==> flow/design.v <==
module ieee754multiplier (
    input logic clk, rst_n,
    input logic [31:0] a_i,
    input logic [31:0] b_i,
    input logic start_i,
    output logic done_o,
    output logic nan_o,
    output logic inifinit_o,
    output logic overflow_o,
    output logic underflow_o,
    output logic [31:0] product_o
);
typedef enum logic[1:0] {
    INITIAL_STATE = 2'b00,
    MULTIPLY_STEP = 2'b01,
    RESULT_VERIFICATION_STEP = 2'b10,
    DONE = 2'b11
} MULTIPLIER_FSM_STATE;
MULTIPLIER_FSM_STATE current_state;
logic [31:0] a_r, b_r;  
logic signal_a, signal_b;
logic [7:0] exponent_a, exponent_b;
logic [23:0] mantissa_a, mantissa_b;  
logic [47:0] mantissa_temp;
logic [9:0] exponent_temp;
logic [31:0] product_r;      
logic [1:0]  exponent_hi_r;  
always_comb begin : MULTIPLIER_COMB_BLOCK
    signal_a = a_r[31];  
    signal_b = b_r[31];  
    exponent_a = a_r[30:23];  
    exponent_b = b_r[30:23];  
    mantissa_a[23] = 1;
    mantissa_a[22:0] = a_r[22:0];   
    mantissa_b[23] = 1;
    mantissa_b[22:0] = b_r[22:0];   
    if (mantissa_a[22-:23] == 0 || mantissa_b[22-:23] == 0) begin  
        mantissa_temp = 0;  
        exponent_temp = 0;  
    end else begin
        mantissa_temp = mantissa_a * mantissa_b;  
        exponent_temp = exponent_a + exponent_b - 127;  
        if (mantissa_temp[47] == 1) begin  
            mantissa_temp = mantissa_temp >> 1;  
            exponent_temp = exponent_temp + 1;  
        end
    end
end
always_ff @(posedge clk, negedge rst_n) begin : MULTIPLIER_FF_BLOCK
    if(!rst_n) begin
        current_state <= INITIAL_STATE;
        a_r <= 32'b0;
        b_r <= 32'b0;
        product_r <= 32'b0;
        exponent_hi_r <= 2'b0;
        done_o <= 1'b0;
        nan_o <= 1'b0;
        inifinit_o <= 1'b0;
        overflow_o <= 1'b0;
        underflow_o <= 1'b0;
        product_o <= 32'b0;
    end else begin
        case (current_state)
            INITIAL_STATE, DONE: begin
                done_o <= 1'b0;
                if (start_i) begin
                    a_r <= a_i;
                    b_r <= b_i;
                    current_state <= MULTIPLY_STEP;
                end else begin
                    current_state <= INITIAL_STATE;
                end
            end
            MULTIPLY_STEP: begin
                product_r[31] <= signal_a ^ signal_b;  
                product_r[30:23] <= exponent_temp[7:0];  
                product_r[22:0] <= mantissa_temp[45:23];  
                exponent_hi_r <= exponent_temp[9:8];
                current_state <= RESULT_VERIFICATION_STEP;
            end
            RESULT_VERIFICATION_STEP: begin
                nan_o <= 1'b0;
                inifinit_o <= 1'b0;
                overflow_o <= 1'b0;
                underflow_o <= 1'b0;
                product_o <= product_r;
                if (product_r[30:23] == 8'hFF && product_r[22:0] != 23'b00) begin
                    nan_o <= 1'b1;
                    product_o <= 32'b00;
                end else if (product_r[30:23] == 8'b11111111 && product_r[22:0] == 23'b0) begin
                    inifinit_o <= 1'b1;
                end else if (exponent_hi_r[0] == 1'b1 || exponent_hi_r[1] == 1'b1) begin
                    overflow_o <= 1'b1;
                    product_o <= 32'h7FFFFFFF;
                end else if (product_r[30:23] == 8'b00000000) begin
                    underflow_o <= 1'b1;
                    product_o <= 32'b00;
                end
                done_o <= 1'b1;
                current_state <= DONE;
            end
        endcase
    end
end
endmodule
From RTL to reports: ieee754multiplier
What the tools print for ieee754multiplier, step after step.
Lines are those of the file above, counted from 1.
Cell names lack the library's common part.
The mark -- stands for no value.
- top module: ieee754multiplier
- clock input: clk
- cell library: sky130hd
- timing corner: tt_025C_1v80

Word-level counts
Source: Yosys, flattened and elaborated, memories not mapped. Widths are those after wreduce. Registers that Yosys merges into a memory's read port (data or address) are not register bits. Print and check cells do not count. Equal cells are merged and count once.
- input bits at 67
- flip-flop bits (word level) at 137
- noted multiply operators: 1
- reduce/logical cells: 13
- mux-type cells: 21
- bitwise gates (word level): 1
- noted equality and inequality tests: 4
- add/subtract/negate cells at 3
- operators with widths (operator ; number):
    24-bit by 24-bit multiplier with 48-bit output ; 1
    32-bit two-way mux ; 4
    46-bit two-way mux ; 2
    23-bit logical NOT ; 3
    23-bit nonzero test ; 1
    10-bit two-way mux ; 2
    1-bit two-way mux ; 11
    10-bit by 1-bit adder with 10-bit output (second input constant) ; 1
    9-bit by 7-bit subtractor with 10-bit output (second input constant) ; 1
    8-bit by 8-bit adder with 9-bit output ; 1
    8-bit equality test (second input constant) ; 1
    8-bit logical NOT ; 1
    2-bit parallel mux with 3-bit select ; 1
    2-bit equality test (second input constant) ; 2
    1-bit logical AND ; 2
    1-bit logical OR ; 2
    2-bit by 1-bit equality test with 1-bit output (second input constant) ; 1
    2-bit logical NOT ; 1
    2-bit AND reduction ; 1
    2-bit nonzero test ; 1
    2-bit OR reduction ; 1
    1-bit parallel mux with 2-bit select ; 1
    1-bit XOR ; 1

Longest topological paths
Depth = most cells in a row (Yosys ltp): at word level without a register or memory, in the mapped netlist without a sequential cell, where the memories' decode and read muxes count.
- noted word-level depth: 5
- noted ABC_AREA: 1
- mapped depth: 35
- gate-level depth less buffers at 32

Netlist
Yosys stat after the flow's synthesis: flattened, memories mapped to cells. It holds for the ABC_AREA given above (unset counts as 0); a run with the other value may have another netlist.
- noted mapped flip-flops: 139
- cell count at 3564
- noted buffers: 157
- synthesis area at 26514.2 µm²
- cell types (cell ; number ; total area (µm²)):
    fa_1 ; 482 ; 9.65E+03
    nand2_1 ; 1149 ; 4.31E+03
    inv_1 ; 1001 ; 3.76E+03
    dfrtp_1 ; 138 ; 3.45E+03
    ha_1 ; 185 ; 2314.72
    clkbuf_1 ; 145 ; 544.272
    nand3_1 ; 84 ; 420.403
    nor2_1 ; 98 ; 367.853
    a21oi_1 ; 58 ; 290.278
    o21ai_0 ; 54 ; 270.259
    nand4_1 ; 30 ; 187.68
    o21ai_1 ; 32 ; 160.154
    nand3b_1 ; 12 ; 90.086
    xnor2_1 ; 8 ; 70.067
    nor4_1 ; 11 ; 68.816
    o211ai_1 ; 8 ; 60.058
    buf_6 ; 5 ; 56.304
    o21bai_1 ; 6 ; 45.043
Not listed: further types 23, cells in them 58.

Timing after synthesis
Source: OpenSTA report_checks on the synthesized netlist (no wires, ideal clock, input and output delay 20% of the period each), path of least setup slack; recovery checks are left aside. Register names are those of the netlist, which keeps one name where synthesis merged equal registers.
- path type: reg2reg
- start point: reg a_r[13]
- end point: reg (no name shown)
- path delay: 6.348 ns
- path slack at 2.651 ns
- clock period at 9.0 ns
- noted path buffers: 3
- noted time at the first pin: 0.000 ns
- driving pins on the path at 33
- setup time: 0.117 ns
- arrival time at 6.231 ns
- required time: 8.883 ns
- noted period reached after synthesis: 6.349 ns
"path delay" = arrival - input delay + setup time.
"driving pins on the path": output pins that drive a net of the path, with the launching flip-flop's if there is one; two outputs of one cell count as two.
"period reached after synthesis" = period - worst setup slack (recovery checks aside). The figure is calculated, with input and output delays left at 20% of the set period.
The rows between start and end are the longest chain of elaborated cells between them; the timing report does not say that the signal goes this way. Where chains are equally long, one stands for them.
Each line given opens the expression or statement behind the cell; cells for indexed reads and writes are added by Yosys, which also makes memories of some case tables.
- cells stage by stage: dfrtp_1 clkbuf_1 clkbuf_1 nand2_1 fa_1 inv_1 fa_1 inv_1 fa_1 inv_1 fa_1 inv_1 fa_1 inv_1 fa_1 inv_1 fa_1 inv_1 ha_1 nand2_1 nor2_1 nand2_1 inv_1 nand2_1 nor2_2 nand2_2 nand3_2 nand2_1 nand2_4 buf_6 nand3b_1 nand3_1 nand2_1
- noted cells in the longest elaborated chain: 3
- ends and longest elaborated chain, after synthesis (what ; line ; source):
    from (decl) ; 20 ; logic [31:0] a_r, b_r;
    from (assign) ; 52 ; a_r <= 32'b0;
    from (assign) ; 67 ; a_r <= a_i;
    24-bit by 24-bit multiplier with 48-bit output ; 41 ; mantissa_temp = mantissa_a * mantissa_b;
    10-bit two-way mux ; 43 ; if (mantissa_temp[47] == 1) begin
    10-bit two-way mux ; 37 ; if (mantissa_a[22-:23] == 0 || mantissa_b[22-:23] == 0) begin
    to (assign) ; 54 ;
    to (assign) ; 76 ;
    to (decl) ; 26 ;

Worst path after layout
Path of least setup slack in the final report of entry A (OpenROAD, finished layout, wires in). Where an end is a register, its clock arrival counts in the times.
- path type: reg2reg
- start point: reg b_r[12]
- end point: reg (no name shown)
- driving pins on the path at 31
- clock period at 8.62 ns
- required time: 9.00 ns
- noted path buffers: 1
- path slack at 1.52 ns
- arrival time at 7.48 ns
- noted time at the first pin: 0.51 ns
- setup time: 0.10 ns
The rows between start and end are the longest chain of elaborated cells between them; the timing report does not say that the signal goes this way. Where chains are equally long, one stands for them.
- cells stage by stage: dfrtp_2 buf_4 nand2_1 inv_1 fa_1 inv_1 fa_1 inv_1 fa_1 inv_1 fa_1 inv_1 fa_1 fa_1 inv_1 fa_1 inv_1 ha_1 nand2_1 nor2_1 nand2_1 inv_1 nand2_1 nor2_2 nand2_2 nand3_2 nand2_1 nand2_8 nand3_1 nand3_1 nand2_1
- noted cells in the longest elaborated chain: 3
- ends and longest elaborated chain, after layout (what ; line ; source):
    from (decl) ; 20 ; logic [31:0] a_r, b_r;
    from (assign) ; 53 ; b_r <= 32'b0;
    from (assign) ; 68 ; b_r <= b_i;
    24-bit by 24-bit multiplier with 48-bit output ; 41 ; mantissa_temp = mantissa_a * mantissa_b;
    46-bit two-way mux ; 43 ; if (mantissa_temp[47] == 1) begin
    46-bit two-way mux ; 37 ; if (mantissa_a[22-:23] == 0 || mantissa_b[22-:23] == 0) begin
    to (assign) ; 54 ;
    to (assign) ; 77 ;
    to (decl) ; 26 ;

FLOW RESULTS
============

Design ieee754multiplier on sky130hd. What follows are 2 stored runs of the flow, each under its own settings; their order means nothing. The constraints put input and output delay at 20% of the set period each and load the outputs with 0.01 pF.
By "achieved period" is meant the clock period of the run minus its worst setup slack. This is arithmetic on one report: input and output delays are still those of the set period (20% each).
By "time used up by the worst setup path" is meant the share of the clock period that the worst setup path is allowed (20% is reserved at inputs, 20% at outputs), minus its slack. Clock arrival times at its registers enter into it.

Entry A

==> flow/run.sh <==
#!/bin/bash
# the make line also repeats the synthesis and layout settings of config.mk as NAME=value (left out here)
make -C /OpenROAD-flow-scripts/flow DESIGN_CONFIG=/design/flow/config.mk WORK_HOME=/design/flow/orfs CLKGATE_MAP_FILE= finish
==> flow/config.mk <==
export PLATFORM = sky130hd
export DESIGN_NAME = ieee754multiplier
export DESIGN_NICKNAME = ieee754multiplier
export VERILOG_FILES = /design/flow/design.v
export SDC_FILE = /design/flow/constraint.sdc
export NUM_CORES = 4
export LEC_CHECK = 0
export ABC_AREA = 1
export CAP_MARGIN = 40
export CELL_PAD_IN_SITES_DETAIL_PLACEMENT = 2
export CELL_PAD_IN_SITES_GLOBAL_PLACEMENT = 2
export CORE_ASPECT_RATIO = 0.93
export CORE_MARGIN = 2
export CORE_UTILIZATION = 32
export CTS_CLUSTER_DIAMETER = 88
export CTS_CLUSTER_SIZE = 69
export GPL_ROUTABILITY_DRIVEN = 0
export GPL_TIMING_DRIVEN = 1
export MAX_ROUTING_LAYER = met4
export PLACE_DENSITY = 0.48
export SETUP_SLACK_MARGIN = 1.16
export SLEW_MARGIN = 10
export TNS_END_PERCENT = 55
==> flow/constraint.sdc <==
create_clock -name core_clock -period 8.62 [get_ports {clk}]
set_input_delay 1.7240 -clock core_clock [delete_from_list [all_inputs] [get_ports {clk}]]
set_output_delay 1.7240 -clock core_clock [all_outputs]
set_load 0.01 [all_outputs]

Measured in entry A:
- post-route setup TNS: 0.000 ns
- noted the post-synthesis cell area: 26514.2 µm²
- time used up by the worst setup path: 7.10 ns
- worst setup path type: reg2reg
- utilization of the finished layout at 36.4 %
- standard-cell area after layout: 29778.6 µm²
- setup slack of the worst path at 1.522 ns
- smallest hold slack: 0.487 ns
- full die area: 85176.8 µm²
- noted the achieved period: 7.098 ns

Entry B

==> flow/run.sh <==
#!/bin/bash
# the make line also repeats the synthesis and layout settings of config.mk as NAME=value (left out here)
make -C /OpenROAD-flow-scripts/flow DESIGN_CONFIG=/design/flow/config.mk WORK_HOME=/design/flow/orfs CLKGATE_MAP_FILE= finish
==> flow/config.mk <==
export PLATFORM = sky130hd
export DESIGN_NAME = ieee754multiplier
export DESIGN_NICKNAME = ieee754multiplier
export VERILOG_FILES = /design/flow/design.v
export SDC_FILE = /design/flow/constraint.sdc
export NUM_CORES = 4
export LEC_CHECK = 0
export ABC_AREA = 0
export CAP_MARGIN = 40
export CELL_PAD_IN_SITES_DETAIL_PLACEMENT = 2
export CELL_PAD_IN_SITES_GLOBAL_PLACEMENT = 2
export CORE_ASPECT_RATIO = 0.93
export CORE_MARGIN = 10
export CORE_UTILIZATION = 32
export CTS_CLUSTER_DIAMETER = 88
export CTS_CLUSTER_SIZE = 69
export GPL_ROUTABILITY_DRIVEN = 0
export GPL_TIMING_DRIVEN = 1
export MAX_ROUTING_LAYER = met4
export PLACE_DENSITY = 0.48
export SETUP_SLACK_MARGIN = 1.16
export SLEW_MARGIN = 10
export TNS_END_PERCENT = 55
==> flow/constraint.sdc <==
create_clock -name core_clock -period 8.62 [get_ports {clk}]
set_input_delay 1.7240 -clock core_clock [delete_from_list [all_inputs] [get_ports {clk}]]
set_output_delay 1.7240 -clock core_clock [all_outputs]
set_load 0.01 [all_outputs]

Measured in entry B:
- smallest hold slack: 0.482 ns
- noted the achieved period: 7.265 ns
- post-route setup TNS: 0.000 ns
- standard-cell area after layout: 29131.7 µm²
- full die area: 88930.2 µm²
- noted the post-synthesis cell area: 24766.3 µm²
- utilization of the finished layout at 38.0 %
- setup slack of the worst path at 1.355 ns
- time used up by the worst setup path: 7.27 ns
- worst setup path type: reg2reg
